==> flow/design.v <==
module alu (
  input [32-1:0] a, b, 
  input [6-1:0] s,
  output [32-1:0] y,
  output zero );
  assign y = s==6'b100000 ? a+b:
  			 s==6'b100010 ? a-b:
             s==6'b100100 ? a & b:
             s==6'b100101 ? a | b:
             s==6'b100110 ? a ^ b:
             s==6'b100111 ? ~ (a | b):
  			 s==6'b100001 ? a+b:
			 b;
  assign zero = (y == 32'b0);
endmodule
module rfile (
 input clk,
 input [5-1:0] a1, a2, a3,
 output [32-1:0] rd1, rd2,
 input [32-1:0] wd3,
 input we3);
	reg [32-1:0] rf[0:32-1];
	assign rd1 = |a1 == 0 ? 0: rf[a1];
	assign rd2 = |a2 == 0 ? 0: rf[a2];
	always @(posedge clk) 
		if(we3) rf[a3] <= wd3;
endmodule
module mipse(
input clk, rst_n,
input [32-1:0] instr,
input [32-1:0] readdata,
output reg [32-1:0] pc, 
output [32-1:0] aluresult,
output [32-1:0] writedata,
output memwrite);
wire [32-1:0] srca, srcb, result;
wire [6-1:0] opcode;
wire [5-1:0] shamt;
wire [6-1:0] func;
wire [5-1:0] rs, rd, rt, writereg;
wire [6-1:0] com;
wire [32-1:0] signimm;
wire [32-1:0] unsignimm;
wire [32-1:0] pcplus4;
wire regwrite;
wire sw_op, beq_op, bne_op, addi_op, lw_op, j_op, jal_op, jr_op, alu_op;
wire ori_op, lui_op;
wire slt_op, slti_op, sltiu_op;
wire zero;
wire addiu_op, sltu_op, bltz_op, bgez_op, blez_op, sll_op, movz_op, movz_en;
assign {opcode, rs, rt, rd, shamt, func} = instr;
assign signimm = {{16{instr[15]}},instr[15:0]};
assign unsignimm = {16'b0,instr[15:0]};
assign sw_op = (opcode == 6'b101011);
assign lw_op = (opcode == 6'b100011);
assign alu_op = (opcode == 6'b000000) & (func[5:3] == 3'b100);
assign addi_op = (opcode == 6'b001000);
assign addiu_op = (opcode == 6'b001001);
assign slti_op = (opcode == 6'b001010);
assign sltiu_op = (opcode == 6'b001011);
assign ori_op = (opcode == 6'b001101);
assign lui_op = (opcode == 6'b001111);
assign beq_op = (opcode == 6'b000100);
assign bne_op = (opcode == 6'b000101);
assign j_op = (opcode == 6'b000010);
assign jal_op = (opcode == 6'b000011);
assign jr_op = (opcode == 6'b000000) & (func == 6'b001000);
assign slt_op = (opcode == 6'b000000) & (func == 6'b101010);
assign sltu_op = (opcode == 6'b000000) & (func == 6'b101001);
assign memwrite = sw_op;
assign bltz_op = (opcode == 6'b000001) & (rt == 5'b00000);
assign bgez_op = (opcode == 6'b000001) & (rt == 5'b00001);
assign blez_op = (opcode == 6'b000110);
assign sll_op = (opcode == 6'b000000) & (func == 6'b000000);
assign movz_op = (opcode == 6'b000000) & (func == 6'b010000);
assign srcb = (addi_op | lw_op | sw_op | slti_op) ? signimm : 
				lui_op ? {instr[15:0], 16'b0}:
				(ori_op | addiu_op | sltiu_op) ? unsignimm : 
								writedata;
assign com = (addi_op | addiu_op | lw_op | sw_op) ? 6'b100000: 
			ori_op ? 6'b100101:
			lui_op ? 6'b000001:
			(beq_op | bne_op | slt_op | sltu_op | slti_op | sltiu_op ) ? 6'b100010: func;
assign movz_en = movz_op & (writedata == 0);
assign result = slt_op | sltu_op | slti_op | sltiu_op ? {31'b0,aluresult[31]} :
		movz_en ?  srca:
		sll_op ? (writedata << shamt) :
		jal_op ? pcplus4:
		lw_op  ? readdata :
		aluresult;
assign regwrite = lw_op | alu_op | addi_op | addiu_op | jal_op | slt_op | sltu_op | slti_op | sltiu_op | sll_op | movz_en | ori_op | lui_op;
assign writereg = jal_op ? 5'b11111: alu_op | slt_op | sltu_op | sll_op | movz_en ? rd : rt;
alu alu_1(.a(srca), .b(srcb), .s(com), .y(aluresult), .zero(zero));
rfile rfile_1(.clk(clk), .rd1(srca), .a1(rs), .rd2(writedata), .a2(rt), 
	.wd3(result), .a3(writereg), .we3(regwrite));
assign pcplus4 = pc+4;
always @(posedge clk or negedge rst_n) 
begin 
   if(!rst_n) pc <= 0;
   else if (j_op | jal_op) 
   	 pc	<= {pc[31:28],instr[25:0],2'b0};
   else if (jr_op) 
   	 pc	<= srca;
   else if ((beq_op & zero) | (bne_op & !zero))
     pc <= pcplus4 +{signimm[29:0],2'b0} ;
	else if ((bltz_op & (srca < 0)) | (blez_op & (srca <= 0)) | (bgez_op & (srca > 0)))
     pc <= pcplus4 +{signimm[29:0],2'b0} ;
   else 
     pc <= pcplus4;
end
endmodule
== Step by step through the tools: mipse ==
The steps from the RTL of mipse to its reports follow in flow order.
Line numbers count from 1 in the design file above.
Cell names lack the library's common part.
Not given: --

* Design top: mipse
* Clock: clk
* Library: sky130hd
* Timing corner: tt_025C_1v80

== After elaboration ==
Source: Yosys, flattened and elaborated, memories not mapped. Widths are those after wreduce; folded enables and synchronous resets count as part of the registers. Registers that Yosys merges into a memory's read port (data or address) are not register bits. Print and check cells do not count. Equal cells are merged and count once.
Yosys's memory passes give these memory sizes; they may raise the number of words (mostly to a power of two), join words into wider ones and drop unused or constant bits.

* Equality and inequality tests: 27
* Reduce/logical cells: 10
* Muxes and demuxes: 30
* Add/sub/neg operators: 4
* Order comparisons: 3
* Bitwise gates (word level): 54
* Shift-type cells: 1

{| class="wikitable"
|+ Operators with widths
! cell !! number
|-
| 2-to-1 mux 32 bit || 21
|-
| logical NOT 32 bit || 4
|-
| == test 6 bit (second input constant) || 11
|-
| adder 32 bit || 2
|-
| == test 6 x 4 -> 1 bit (second input constant) || 7
|-
| OR 1 bit || 36
|-
| greater-than comparator 32 x 1 -> 1 bit (second input constant) || 1
|-
| less-or-equal comparator 32 x 1 -> 1 bit (second input constant) || 1
|-
| less-than comparator 32 x 1 -> 1 bit (second input constant) || 1
|-
| adder 32 x 3 -> 32 bit (second input constant) || 1
|-
| subtractor 32 bit || 1
|-
| AND 32 bit || 1
|-
| OR 32 bit || 1
|-
| bitwise XOR 32 bit || 1
|-
| left shift 32 x 5 -> 32 bit || 1
|-
| NOT 32 bit || 1
|-
| 2-to-1 mux 28 bit || 1
|-
| 2-to-1 mux 6 bit || 4
|-
| == test 6 x 3 -> 1 bit (second input constant) || 3
|-
| 2-to-1 mux 5 bit || 3
|-
| AND 1 bit || 14
|-
| == test 6 x 2 -> 1 bit (second input constant) || 2
|-
| logical NOT 6 bit || 2
|-
| OR reduction 5 bit || 2
|-
| == test 6 x 1 -> 1 bit (second input constant) || 1
|-
| == test 6 x 5 -> 1 bit (second input constant) || 1
|-
| == test 5 x 1 -> 1 bit (second input constant) || 1
|-
| logical NOT 5 bit || 1
|}

Other operator kinds: 3; their cells: 3.

* Memories kept: 1
* Output and inout port bits: 97
* Bits in registers: 32
* RAM bits: 1024
* Bits of input ports: 66

{| class="wikitable"
|+ Memory list
! name !! depth !! width !! rd ports !! wr ports !! RTL line !! source
|-
| rfile_1.rf || 32 || 32 || 2 || 1 || 22 || <nowiki>reg [32-1:0] rf[0:32-1];</nowiki>
|}

== Logic depth ==
Longest topological path by Yosys (ltp), each cell counted once; first at word level (registers and memories cut), then after technology mapping (sequential cells cut; the memories' decode and read muxes count).

* Depth after elaboration: 25
* ABC_AREA: 0
* Depth in mapped cells: 36
* Depth with buffers taken out: 26

== Netlist ==
The flow's flattened synthesis, as Yosys stat reports it; memories are mapped. The netlist is that of the ABC_AREA named above (0 if unset); the other value can give another one.

* Area of sequential cells: 31550.3 um^2
* Chip area (Yosys): 61189.9 um^2
* Mapped flip-flops: 1056
* Buffers: 308
* Cell count: 4546

{| class="wikitable"
|+ Cells by type
! cell !! number !! area in all (um^2)
|-
| edfxtp_1 || 1024 || 3.07E+04
|-
| mux4_2 || 431 || 9706.81
|-
| mux2i_1 || 334 || 3.34E+03
|-
| nor2_1 || 299 || 1.12E+03
|-
| a21oi_1 || 217 || 1.09E+03
|-
| ha_1 || 87 || 1.09E+03
|-
| nand2_1 || 290 || 1.09E+03
|-
| a22oi_1 || 137 || 1.03E+03
|-
| dfrtp_1 || 32 || 800.768
|-
| o21ai_0 || 158 || 790.758
|-
| xnor2_1 || 76 || 665.638
|-
| clkbuf_1 || 167 || 626.851
|-
| nand3_1 || 112 || 560.538
|-
| o211ai_1 || 63 || 472.954
|-
| inv_1 || 123 || 461.693
|-
| mux2_2 || 34 || 382.867
|-
| a211oi_1 || 49 || 367.853
|-
| buf_6 || 31 || 349.085
|}

Not listed: further types 94, cells in them 882.
The figures by module come from a second, unflattened synthesis with its own total; it is not the netlist above.

* Cells (unflattened synthesis): 4497
* Area total of the unflattened synthesis: 61276.3 um^2

Each row is one instance without its submodules.

{| class="wikitable"
|+ By module
! module !! cells !! area (um^2) !! instances
|-
| rfile || 2400 || 46960.0 || 1
|-
| mipse || 1000 || 7464.7 || 1
|-
| alu || 1097 || 6851.6 || 1
|}

== Path before layout ==
Source: OpenSTA report_checks on the synthesized netlist (no wires, ideal clock, input and output delay 20% of the period each), path of least setup slack; recovery checks are left aside. Register names are those of the netlist, which keeps one name where synthesis merged equal registers.

* Path kind: input-to-output
* From: input port instr[21]
* To: output port aluresult[27]
* Data arrival time: 8.410 ns
* External input delay: 2.000 ns
* Stages: 28
* Period: 10.0 ns
* Setup slack: -0.410 ns
* Path delay: 6.410 ns
* Output delay: 2.000 ns
* Period reached after synthesis: 10.41 ns

"path delay" is the arrival time less input delay plus setup time.
At an output port there is no setup time.
"stages" counts driving pins, that of a launching flip-flop among them; a cell with two outputs on the path counts twice.
"period reached after synthesis" = period - worst setup slack (recovery checks aside). The figure is calculated, with input and output delays left at 20% of the set period.
Between the ends stands the longest chain of elaborated cells between them, by number of cells; it is not shown to be the way that was timed. Of several equally long chains one is given.
A line is the first line of the expression or statement that the cell stems from. Yosys adds cells for indexed reads and writes and turns some case tables into memories.

* Cell sequence: buf_6 -> buf_8 -> buf_6 -> buf_6 -> buf_6 -> buf_4 -> buf_6 -> buf_4 -> buf_2 -> buf_1 -> mux4_2 -> mux4_2 -> mux2_2 -> nand2_1 -> inv_1 -> ha_1 -> clkbuf_1 -> nor2_1 -> a21boi_0 -> o221ai_1 -> o21ai_0 -> o21ai_0 -> a31oi_1 -> o21ai_1 -> a311o_1 -> a21o_1 -> xnor2_1 -> a211oi_1
* Cells in the longest elaborated chain: 11

{| class="wikitable"
|+ Ends and longest elaborated chain, post-synthesis
! item !! RTL line !! source
|-
| start: declaration || 30 || <nowiki>input [32-1:0] instr,</nowiki>
|-
| OR reduction 5 bit || 23 || <nowiki>assign rd1 = |a1 == 0 ? 0: rf[a1];</nowiki>
|-
| logical NOT 32 bit || 23 ||
|-
| 2-to-1 mux 32 bit || 23 ||
|-
| adder 32 bit || 12 || <nowiki>s==6'b100001 ? a+b:</nowiki>
|-
| 2-to-1 mux 32 bit || 12 ||
|-
| 2-to-1 mux 32 bit || 11 || <nowiki>s==6'b100111 ? ~ (a | b):</nowiki>
|-
| 2-to-1 mux 32 bit || 10 || <nowiki>s==6'b100110 ? a ^ b:</nowiki>
|-
| 2-to-1 mux 32 bit || 9 || <nowiki>s==6'b100101 ? a | b:</nowiki>
|-
| 2-to-1 mux 32 bit || 8 || <nowiki>s==6'b100100 ? a & b:</nowiki>
|-
| 2-to-1 mux 32 bit || 7 || <nowiki>s==6'b100010 ? a-b:</nowiki>
|-
| 2-to-1 mux 32 bit || 6 || <nowiki>assign y = s==6'b100000 ? a+b:</nowiki>
|-
| end: declaration || 33 || <nowiki>output [32-1:0] aluresult,</nowiki>
|}

== Worst path after layout ==
Path of least setup slack in the final report of run 2 (OpenROAD, finished layout, wires in). Where an end is a register, its clock arrival counts in the times.

* Path kind: input-to-output
* From: input port instr[20]
* To: output port aluresult[30]
* Setup slack: 0.10 ns
* Data arrival time: 7.87 ns
* Period: 9.97 ns
* External input delay: 1.99 ns
* Stages: 22
* Output delay: 1.99 ns

Between the ends stands the longest chain of elaborated cells between them, by number of cells; it is not shown to be the way that was timed. Of several equally long chains one is given.

* Cell sequence: buf_2 -> buf_4 -> buf_4 -> or2_2 -> a21oi_1 -> a22oi_1 -> nand3_1 -> and2_1 -> ha_1 -> and2_1 -> and3_1 -> nand2_1 -> o32a_1 -> o31a_2 -> o311ai_1 -> buf_4 -> a21o_1 -> a21oi_1 -> xnor2_1 -> a21oi_1 -> a21o_1 -> clkdlybuf4s50_1
* Cells in the longest elaborated chain: 14

{| class="wikitable"
|+ Ends and longest elaborated chain, post-layout
! item !! RTL line !! source
|-
| start: declaration || 30 || <nowiki>input [32-1:0] instr,</nowiki>
|-
| OR reduction 5 bit || 24 || <nowiki>assign rd2 = |a2 == 0 ? 0: rf[a2];</nowiki>
|-
| logical NOT 32 bit || 24 ||
|-
| 2-to-1 mux 32 bit || 24 ||
|-
| 2-to-1 mux 32 bit || 78 || <nowiki>(ori_op | addiu_op | sltiu_op) ? unsignimm :</nowiki>
|-
| 2-to-1 mux 32 bit || 77 || <nowiki>lui_op ? {instr[15:0], 16'b0}:</nowiki>
|-
| 2-to-1 mux 32 bit || 76 || <nowiki>assign srcb = (addi_op | lw_op | sw_op | slti_op) ? signimm :</nowiki>
|-
| adder 32 bit || 12 || <nowiki>s==6'b100001 ? a+b:</nowiki>
|-
| 2-to-1 mux 32 bit || 12 ||
|-
| 2-to-1 mux 32 bit || 11 || <nowiki>s==6'b100111 ? ~ (a | b):</nowiki>
|-
| 2-to-1 mux 32 bit || 10 || <nowiki>s==6'b100110 ? a ^ b:</nowiki>
|-
| 2-to-1 mux 32 bit || 9 || <nowiki>s==6'b100101 ? a | b:</nowiki>
|-
| 2-to-1 mux 32 bit || 8 || <nowiki>s==6'b100100 ? a & b:</nowiki>
|-
| 2-to-1 mux 32 bit || 7 || <nowiki>s==6'b100010 ? a-b:</nowiki>
|-
| 2-to-1 mux 32 bit || 6 || <nowiki>assign y = s==6'b100000 ? a+b:</nowiki>
|-
| end: declaration || 33 || <nowiki>output [32-1:0] aluresult,</nowiki>
|}

Subject: mipse on sky130hd, stored results

Hello all,

Stored flow runs of mipse (5 of them; Yosys, OpenROAD, sky130hd). They differ in their settings and are not a sequence. Constraints: input delay and output delay 20% of the set period each, output load 0.01 pF.
"period reached" means the clock period less the worst setup slack. The figure is calculated, with input and output delays left at 20% of the set period.
"critical setup path time" = time allowed to the worst setup path (clock period - input delay - output delay, where it has them) - its slack; a late launch clock adds to it, a late capture clock takes from it.
By "total power of the final layout" is meant OpenSTA's value without simulated activity: inputs other than the clock are taken to toggle once in ten clock periods, and the tool carries that through the logic.

=== Run 1 ===
{| class="wikitable"
! Setting !! Value
|-
| ABC_AREA || 0
|-
| CAP_MARGIN || 5
|-
| CELL_PAD_IN_SITES_DETAIL_PLACEMENT || 1
|-
| CELL_PAD_IN_SITES_GLOBAL_PLACEMENT || 1
|-
| CORE_ASPECT_RATIO || 0.62
|-
| CORE_UTILIZATION || 63
|-
| CTS_CLUSTER_DIAMETER || 360
|-
| CTS_CLUSTER_SIZE || 53
|-
| GPL_ROUTABILITY_DRIVEN || 0
|-
| GPL_TIMING_DRIVEN || 0
|-
| HOLD_SLACK_MARGIN || 0.22
|-
| MAX_ROUTING_LAYER || met4
|-
| MIN_ROUTING_LAYER || met2
|-
| PLACE_DENSITY_LB_ADDON || 0.03
|-
| SETUP_SLACK_MARGIN || 3.47
|-
| SLEW_MARGIN || 15
|-
| TNS_END_PERCENT || 55
|-
| period_ns || 11.6
|-
| CORE_MARGIN || 2
|}
Incomplete, clock tree synthesis halted on DPL-0033.

=== Run 2 ===
{| class="wikitable"
! Setting !! Value
|-
| CORE_UTILIZATION || 37
|-
| period_ns || 9.97
|-
| CAP_MARGIN || 20
|-
| CORE_MARGIN || 2
|-
| SLEW_MARGIN || 20
|-
! Result !! Value
|-
| Synthesis area || 61189.9 um^2
|-
| Die size || 168646.0 um^2
|-
| Standard-cell area after routing || 73166.4 um^2
|-
| Utilization after layout || 0.444
|-
| Worst slack on setup checks || 0.103 ns
|-
| Total negative slack || 0.000 ns
|-
| Post-route worst hold slack || 0.635 ns
|-
| Total power of the final layout || 13.454 mW
|-
| Period reached || 9.867 ns
|-
| Critical setup path time || 5.88 ns
|-
| Worst setup path kind || input-to-output
|}

=== Run 3 ===
{| class="wikitable"
! Setting !! Value
|-
| CELL_PAD_IN_SITES_DETAIL_PLACEMENT || 1
|-
| CELL_PAD_IN_SITES_GLOBAL_PLACEMENT || 0
|-
| CORE_ASPECT_RATIO || 0.72
|-
| CORE_UTILIZATION || 38
|-
| period_ns || 8.11
|-
| CAP_MARGIN || 20
|-
| CORE_MARGIN || 2
|-
| SLEW_MARGIN || 20
|-
! Result !! Value
|-
| Synthesis area || 61189.9 um^2
|-
| Die size || 164295.0 um^2
|-
| Standard-cell area after routing || 79227.2 um^2
|-
| Utilization after layout || 0.497
|-
| Worst slack on setup checks || -0.189 ns
|-
| Total negative slack || -0.773 ns
|-
| Post-route worst hold slack || 0.578 ns
|-
| Total power of the final layout || 17.996 mW
|-
| Period reached || 8.299 ns
|-
| Critical setup path time || 5.05 ns
|-
| Worst setup path kind || input-to-output
|}

=== Run 4 ===
{| class="wikitable"
! Setting !! Value
|-
| ABC_AREA || 1
|-
| CAP_MARGIN || 5
|-
| CELL_PAD_IN_SITES_DETAIL_PLACEMENT || 1
|-
| CELL_PAD_IN_SITES_GLOBAL_PLACEMENT || 1
|-
| CORE_ASPECT_RATIO || 0.62
|-
| CORE_UTILIZATION || 63
|-
| CTS_CLUSTER_DIAMETER || 360
|-
| CTS_CLUSTER_SIZE || 53
|-
| GPL_ROUTABILITY_DRIVEN || 1
|-
| GPL_TIMING_DRIVEN || 0
|-
| MAX_ROUTING_LAYER || met5
|-
| MIN_ROUTING_LAYER || met2
|-
| PLACE_DENSITY_LB_ADDON || 0.03
|-
| SETUP_SLACK_MARGIN || -0.57
|-
| SLEW_MARGIN || 15
|-
| TNS_END_PERCENT || 55
|-
| period_ns || 12.3
|-
| CORE_MARGIN || 2
|}
Incomplete, placement halted on FLW-0024.

=== Run 5 ===
{| class="wikitable"
! Setting !! Value
|-
| period_ns || 10.0
|-
| CAP_MARGIN || 20
|-
| CORE_MARGIN || 2
|-
| CORE_UTILIZATION || 40
|-
| SLEW_MARGIN || 20
|-
! Result !! Value
|-
| Synthesis area || 61189.9 um^2
|-
| Die size || 156120.0 um^2
|-
| Standard-cell area after routing || 73923.4 um^2
|-
| Utilization after layout || 0.487
|-
| Worst slack on setup checks || 0.162 ns
|-
| Total negative slack || 0.000 ns
|-
| Post-route worst hold slack || 0.660 ns
|-
| Total power of the final layout || 13.798 mW
|-
| Period reached || 9.838 ns
|-
| Critical setup path time || 5.84 ns
|-
| Worst setup path kind || input-to-output
|}

Thanks
